==> flow/design.v <==
module Control(
    input  [5:0] opcode,
    output reg RegDst, Branch, MemRead, MemtoReg,
    output reg [1:0] ALUOp,
    output reg MemWrite, ALUSrc, RegWrite
);
    always @(*) begin
        case (opcode)
            6'b000000: begin  
                RegDst   = 1;
                ALUSrc   = 0;
                MemtoReg = 0;
                RegWrite = 1;
                MemRead  = 0;
                MemWrite = 0;
                Branch   = 0;
                ALUOp    = 2'b10;
            end
            6'b100011: begin  
                RegDst   = 0;
                ALUSrc   = 1;
                MemtoReg = 1;
                RegWrite = 1;
                MemRead  = 1;
                MemWrite = 0;
                Branch   = 0;
                ALUOp    = 2'b00;
            end
            6'b101011: begin  
                RegDst   = 0;
                ALUSrc   = 1;
                MemtoReg = 0;
                RegWrite = 0;
                MemRead  = 0;
                MemWrite = 1;
                Branch   = 0;
                ALUOp    = 2'b00;
            end
            6'b000100: begin  
                RegDst   = 0;
                ALUSrc   = 0;
                MemtoReg = 0;
                RegWrite = 0;
                MemRead  = 0;
                MemWrite = 0;
                Branch   = 1;
                ALUOp    = 2'b01;
            end
            default: begin
                RegDst   = 0;
                ALUSrc   = 0;
                MemtoReg = 0;
                RegWrite = 0;
                MemRead  = 0;
                MemWrite = 0;
                Branch   = 0;
                ALUOp    = 2'b00;
            end
        endcase
    end
endmodule
module ALUControl(
    input  [1:0] ALUOp,
    input  [5:0] funct,
    output reg [3:0] ALUControl
);
    always @(*) begin
        casex ({ALUOp, funct})
            8'b10_100000: ALUControl = 4'b0010;  
            8'b10_100010: ALUControl = 4'b0110;  
            8'b10_100100: ALUControl = 4'b0000;  
            8'b10_100101: ALUControl = 4'b0001;  
            8'b10_101010: ALUControl = 4'b0111;  
            8'b00_xxxxxx: ALUControl = 4'b0010;  
            8'b01_xxxxxx: ALUControl = 4'b0110;  
            default:      ALUControl = 4'b0000;
        endcase
    end
endmodule
module ALU(
    input  [31:0] A,
    input  [31:0] B,
    input  [3:0]  ALUControl,
    output reg [31:0] Result,
    output Zero
);
    assign Zero = (Result == 0);
    always @(*) begin
        case (ALUControl)
            4'b0010: Result = A + B;            
            4'b0110: Result = A - B;            
            4'b0000: Result = A & B;            
            4'b0001: Result = A | B;            
            4'b0111: Result = (A < B) ? 1 : 0;  
            default: Result = 0;
        endcase
    end
endmodule
`timescale 1ns / 1ps
module Get_Instruction(
    input  [31:0] instruction,
    output [5:0] opcode,
    output reg [4:0] rs,
    output reg [4:0] rt,
    output reg [4:0] rd,
    output reg [4:0] shamt,
    output reg [5:0] funct,
    output reg [15:0] immediate,
    output reg isRtype,
    output reg isItype
);
assign opcode = instruction[31:26];
always @(*) begin
    if (opcode == 6'b000000) begin 
        isRtype   = 1'b1;
        isItype   = 1'b0;
        rs        = instruction[25:21];
        rt        = instruction[20:16];
        rd        = instruction[15:11];
        shamt     = instruction[10:6];
        funct     = instruction[5:0];
        immediate = 16'b0;
    end else begin
        isRtype   = 1'b0;
        isItype   = 1'b1;
        rs        = instruction[25:21];
        rt        = instruction[20:16];
        immediate = instruction[15:0];
        rd        = 5'b0;
        shamt     = 5'b0;
        funct     = 6'b0;
    end
end
endmodule 
`timescale 1ns / 1ps
module getoperands(
    output [31:0] operand1,
    output [31:0] operand2,
    input  [4:0] rs,
    input  [4:0] rt,
    input  [4:0] rd,
    input  [31:0] write_data,
    input  RegDst,
    input  RegWrite,
    input  ALUSrc,           
    input  clk
);
    reg [31:0] registers [0:31];
    wire [4:0] write_reg = (RegDst == 1) ? rd : rt;
    assign operand1 = (rs == 5'd0) ? 32'd0 : registers[rs];
    assign operand2 = (ALUSrc == 1) ? 32'd0 : ((rt == 5'd0) ? 32'd0 : registers[rt]);
    always @(posedge clk) begin
        if (RegWrite && write_reg != 5'd0)
            registers[write_reg] <= write_data;
    end
endmodule
module branch_datapath (
    input  wire [31:0] PC,
    input  wire [31:0] reg1,
    input  wire [31:0] reg2,
    input  wire [15:0] imm,
    input  wire        Branch,
    output wire [31:0] nextPC,
    output wire        Zero,
    output wire        BranchTaken
);
    wire [31:0] PC_plus4;
    wire [31:0] imm_ext;
    wire [31:0] imm_shift;
    wire [31:0] branch_addr;
    wire [31:0] alu_result;
    assign PC_plus4   = PC + 32'd4;
    assign imm_ext    = {{16{imm[15]}}, imm};
    assign imm_shift  = imm_ext << 2;
    assign branch_addr = PC_plus4 + imm_shift;
    assign alu_result = reg1 - reg2;
    assign Zero       = (alu_result == 32'd0);
    assign BranchTaken = Branch & Zero;
    assign nextPC     = BranchTaken ? branch_addr : PC_plus4;
endmodule
module mips_core (
    input  wire        clk,
    input  wire        reset,
    output wire [31:0] imem_addr,
    input  wire [31:0] imem_data,
    output wire [31:0] dmem_addr,
    output wire [31:0] dmem_wdata,
    output wire        dmem_we,
    output wire        dmem_re,
    input  wire [31:0] dmem_rdata
);
    reg  [31:0] PC;
    wire [31:0] nextPC;
    wire [5:0]  opcode, funct;
    wire [4:0]  rs, rt, rd, shamt;
    wire [15:0] immediate;
    wire        isRtype, isItype;
    wire RegDst, Branch, MemRead, MemtoReg, MemWrite, ALUSrc, RegWrite;
    wire [1:0]  ALUOp;
    wire [3:0]  ALUCtl;
    wire [31:0] reg1, reg2, alu_b, alu_result, write_back;
    wire        alu_zero, br_zero, br_taken;
    always @(posedge clk or posedge reset) begin
        if (reset)
            PC <= 32'b0;
        else
            PC <= nextPC;
    end
    assign imem_addr = PC;
    Get_Instruction GI (
        .instruction(imem_data),
        .opcode(opcode),
        .rs(rs),
        .rt(rt),
        .rd(rd),
        .shamt(shamt),
        .funct(funct),
        .immediate(immediate),
        .isRtype(isRtype),
        .isItype(isItype)
    );
    Control CTRL (
        .opcode(opcode),
        .RegDst(RegDst),
        .Branch(Branch),
        .MemRead(MemRead),
        .MemtoReg(MemtoReg),
        .ALUOp(ALUOp),
        .MemWrite(MemWrite),
        .ALUSrc(ALUSrc),
        .RegWrite(RegWrite)
    );
    ALUControl ALUCTRL (
        .ALUOp(ALUOp),
        .funct(funct),
        .ALUControl(ALUCtl)
    );
    getoperands RF (
        .operand1(reg1),
        .operand2(reg2),
        .rs(rs),
        .rt(rt),
        .rd(rd),
        .write_data(write_back),
        .RegDst(RegDst),
        .RegWrite(RegWrite),
        .ALUSrc(1'b0),
        .clk(clk)
    );
    assign alu_b = ALUSrc ? {{16{immediate[15]}}, immediate} : reg2;
    ALU ALU0 (
        .A(reg1),
        .B(alu_b),
        .ALUControl(ALUCtl),
        .Result(alu_result),
        .Zero(alu_zero)
    );
    branch_datapath BD (
        .PC(PC),
        .reg1(reg1),
        .reg2(reg2),
        .imm(immediate),
        .Branch(Branch),
        .nextPC(nextPC),
        .Zero(br_zero),
        .BranchTaken(br_taken)
    );
    assign dmem_addr  = alu_result;
    assign dmem_wdata = reg2;
    assign dmem_we    = MemWrite;
    assign dmem_re    = MemRead;
    assign write_back = MemtoReg ? dmem_rdata : alu_result;
endmodule
# Step by step through the tools: mips_core
# What the tools print for mips_core, step after step.
# Line numbers count from 1 in the design file above.
# Cell names lack the library's common part.
# The mark -- stands for no value.
# setup
top_module,mips_core
clock_port,clk
cell_library,sky130hd
lib_corner,tt_025C_1v80

# After elaboration
# Counts by Yosys on the flattened word-level netlist (proc, flatten, opt, wreduce; memories kept). Register bits leave out memories and registers merged into their read ports (data or address); mux counts leave out enables and synchronous resets folded into registers. Print and check cells are left out. Cells with the same type and inputs are merged into one.
# Memory sizes are those after Yosys's memory passes, which may raise the word count (mostly to a power of two), join words into wider ones and drop unused or constant bits.
# classes
add_sub_neg,5
compare,1
eq_ne,12
muxes,22
logic,3
reduce_and_logical,12
# op_table
op,n
32-bit 2-to-1 mux,6
32-bit parallel mux with 5-bit select,1
32-bit adder,2
32-bit subtractor,2
32-bit by 3-bit adder with 32-bit output with constant B,1
32-bit less-than comparator,1
32-bit bitwise AND,1
32-bit bitwise OR,1
32-bit zero test,1
8-bit equality test with constant B,4
16-bit 2-to-1 mux,1
5-bit 2-to-1 mux,3
6-bit equality test with constant B,2
3-bit parallel mux with 4-bit select,1
5-bit zero test,2
2-bit OR reduction,4
1-bit 2-to-1 mux,8
3-bit equality test with constant B,2
6-bit by 3-bit equality test with 1-bit output with constant B,1
6-bit zero test,1
6-bit 2-to-1 mux,1
5-bit nonzero test,1
4-bit zero test,1
2-bit parallel mux with 2-bit select,1
3-bit by 1-bit equality test with 1-bit output with constant B,1
3-bit by 2-bit equality test with 1-bit output with constant B,1
2-bit by 1-bit equality test with 1-bit output with constant B,1
2-bit zero test,1
# Other operator kinds: 2; their cells: 2.
# bits
ff_bits,32
mem_bits_rw,1024
mem_count,1
in_bits,66
output_inout_bits,98
word_cells,57
# mem_list
memory,words,word_bits,read_ports,write_ports,line_no,text
RF.registers,32,32,2,1,148,reg [31:0] registers [0:31];

# Longest topological paths
# Yosys ltp: most cells in a row. Word level: on the elaborated netlist, between registers, memories and ports. Mapped: between sequential cells and ports; inverters and the memories' decode and read muxes count.
# depth
word_depth,9
abc_area,1
mapped_depth,35
ltp_nobuf,30

# Netlist
# The flow's flattened synthesis, as Yosys stat reports it; memories are mapped. The netlist is that of the ABC_AREA named above (0 if unset); the other value can give another one.
# Totals and module areas in this step are rounded.
# synth_totals
cell_count,6789
mapped_area_um2,61000
seqArea_um2,32000
ff_cells,1054
buffers,490
# types
cell,n,type_area_um2
edfxtp_1,1024,3.07E+04
o21ai_0,1132,5.67E+03
nor2_1,1220,4.58E+03
o221ai_1,369,3231.85
nand2_1,752,2.82E+03
nand3_1,424,2.12E+03
ha_1,159,1.99E+03
inv_1,404,1.52E+03
clkbuf_1,397,1.49E+03
a21oi_1,233,1.17E+03
dfrtp_1,30,750.72
o22ai_1,99,619.344
o211ai_1,71,533.011
xor2_1,29,253.994
a31oi_1,37,231.472
xnor2_1,24,210.202
nand4_1,33,206.448
nor3_1,39,195.187
# Not listed: further types 44, cells in them 313.

# Timing after synthesis
# Source: OpenSTA report_checks on the synthesized netlist (no wires, ideal clock, input and output delay 20% of the period each), path of least setup slack; recovery checks are left aside. Register names are those of the netlist, which keeps one name where synthesis merged equal registers.
# synth_timing
path_kind,input port to output port
from,input imem_data[21]
to,output dmem_addr[30]
clock_period_ns,10.0
input_delay_ns,2.000
out_delay_ns,2.000
t_first_pin_ns,2.000
t_arrival_ns,6.181
t_required_ns,8.000
slack_ns,1.819
delay_ns,4.181
driving_pins,29
n_path_buf,5
synth_period_reached_ns,8.181
# "delay_ns" = arrival - input delay + setup time.
# At an output port there is no setup time.
# "driving_pins" counts driving pins, that of a launching flip-flop among them; a cell with two outputs on the path counts twice.
# "synth_period_reached_ns" = period - worst setup slack (recovery checks aside). The figure is calculated, with input and output delays left at 20% of the set period.
# The rows between start and end are the longest chain of elaborated cells between them; the timing report does not say that the signal goes this way. Where chains are equally long, one stands for them.
# A line is the first line of the expression or statement that the cell stems from. Yosys adds cells for indexed reads and writes and turns some case tables into memories.
# A memory read counts as a cell of the chain, while the word-level depth stops at memories.
# synth_via
path_cell_list,buf_2 > clkbuf_1 > clkbuf_1 > clkbuf_1 > clkbuf_1 > nor2_1 > o221ai_1 > nand3_1 > nand3_1 > o211ai_1 > ha_1 > fa_1 > inv_1 > nand3_1 > nand2_1 > inv_1 > nor3_1 > nor2_1 > inv_1 > nand3_1 > nand2_1 > a21boi_0 > o21ai_0 > nand2_1 > nand2_1 > a21oi_1 > nand2_1 > nand2_1 > o21ai_0
elab_chain_len,4
cone_cells,8
lines_between,7
classes_between,add/sub: 2; mux: 2; logic: 2; reduce/logical: 1; memory: 1
# synth_rtl
item,line_no,text
start: declaration,185,"input  wire [31:0] imem_data,"
memory 32 x 32 bit,148,reg [31:0] registers [0:31];
32-bit 2-to-1 mux,150,assign operand1 = (rs == 5'd0) ? 32'd0 : registers[rs];
32-bit subtractor,91,4'b0110: Result = A - B;
32-bit parallel mux with 5-bit select,89,case (ALUControl)
end: declaration,186,"output wire [31:0] dmem_addr,"

# Path in the finished layout
# Path of least setup slack in the final report of run B (OpenROAD, finished layout, wires in). Where an end is a register, its clock arrival counts in the times.
# layout_timing
path_kind,input port to output port
from,input imem_data[16]
to,output dmem_addr[30]
clock_period_ns,15.2
input_delay_ns,3.04
out_delay_ns,3.04
t_first_pin_ns,3.04
t_arrival_ns,10.28
t_required_ns,12.16
slack_ns,1.88
driving_pins,27
n_path_buf,3
# The rows between start and end are the longest chain of elaborated cells between them; the timing report does not say that the signal goes this way. Where chains are equally long, one stands for them.
# A memory read counts as a cell of the chain, while the word-level depth stops at memories.
# layout_via
path_cell_list,buf_8 > buf_12 > o21ai_0 > o22ai_1 > o21ai_0 > o21ai_0 > nand3_1 > inv_1 > o21ai_0 > inv_1 > ha_1 > nand3_1 > nand3_1 > nand2_1 > nand2_1 > a21oi_1 > nor2_1 > o22ai_1 > o21ai_0 > a21boi_0 > inv_1 > nand4_1 > nand2_1 > nand2_1 > a31oi_1 > o21ai_0 > clkdlybuf4s50_1
elab_chain_len,5
cone_cells,9
lines_between,8
classes_between,add/sub: 2; mux: 3; logic: 2; reduce/logical: 1; memory: 1
# layout_rtl
item,line_no,text
start: declaration,185,"input  wire [31:0] imem_data,"
memory 32 x 32 bit,148,reg [31:0] registers [0:31];
32-bit 2-to-1 mux,151,assign operand2 = (ALUSrc == 1) ? 32'd0 : ((rt == 5'd0) ? 32'd0 : registers[rt]);
32-bit 2-to-1 mux,250,"assign alu_b = ALUSrc ? {{16{immediate[15]}}, immediate} : reg2;"
32-bit subtractor,91,4'b0110: Result = A - B;
32-bit parallel mux with 5-bit select,89,case (ALUControl)
end: declaration,186,"output wire [31:0] dmem_addr,"

# Flow measurements of mips_core on sky130hd: 6 stored runs with different settings, listed in no order. Input and output delays are each 20% of the period that was set; the output load is 0.01 pF.
# "timing.achieved_period_ns" = clock period - worst setup slack. The figure is calculated, with input and output delays left at 20% of the set period.
# "critical_path_time_ns" = time allowed to the worst setup path (clock period - input delay - output delay, where it has them) - its slack; a late launch clock adds to it, a late capture clock takes from it.
# "design_power_uw": no workload was simulated; the value follows from the tool's default switching activity.
# The results are shown rounded.
# Settings: -- = not set for that run.
# A result given as -- is not shown for that run.
stored run,ABC_AREA,CELL_PAD_IN_SITES_GLOBAL_PLACEMENT,CORE_UTILIZATION,CTS_CLUSTER_SIZE,MAX_ROUTING_LAYER,MIN_ROUTING_LAYER,PLACE_DENSITY,SLEW_MARGIN,period_ns,CAP_MARGIN,CORE_MARGIN,CELL_PAD_IN_SITES_DETAIL_PLACEMENT,CORE_ASPECT_RATIO,CTS_CLUSTER_DIAMETER,GPL_TIMING_DRIVEN,SETUP_SLACK_MARGIN,final_cell_area_um2,final_setup_ws_ns,design_power_uw,critical_path_time_ns,critical_path_type,worst_hold_slack_ns,yosys_chip_area_um2,finalUtil_frac,die_area_um2,final_setup_tns_ns,timing.achieved_period_ns
run A,1,1,64,53,met5,met2,0.44,35,5.92,20,2,--,--,--,--,--,--,--,--,--,--,--,--,--,--,--,--
run B,1,1,45,78,met5,met1,0.44,20,15.2,20,5,1,1.46,120,1,--,65000,1.9,7100,7.24,input port to output port,0.69,61000,0.49,140000,0.000,13.324
run C,--,--,45,--,--,--,0.6,20,10.0,20,2,--,--,--,--,--,67000,0.26,12000,5.74,input port to output port,0.60,58000,0.53,130000,0.000,9.744
run D,--,--,45,--,--,--,0.6,20,9.85,20,2,--,--,--,--,--,67000,0.050,13000,5.86,input port to output port,0.60,58000,0.53,130000,0.000,9.800
run E,1,1,45,--,met4,met1,0.44,20,15.2,20,5,1,--,120,1,--,68000,2.0,8400,7.13,input port to output port,0.66,61000,0.51,140000,0.000,13.212
run F,1,3,23,--,met5,--,0.81,20,11.0,30,2,1,--,--,1,0.47,72000,0.72,12000,5.88,input port to output port,0.64,61000,0.27,270000,0.000,10.275
# Run A: no results, placement failed with DPL-0033
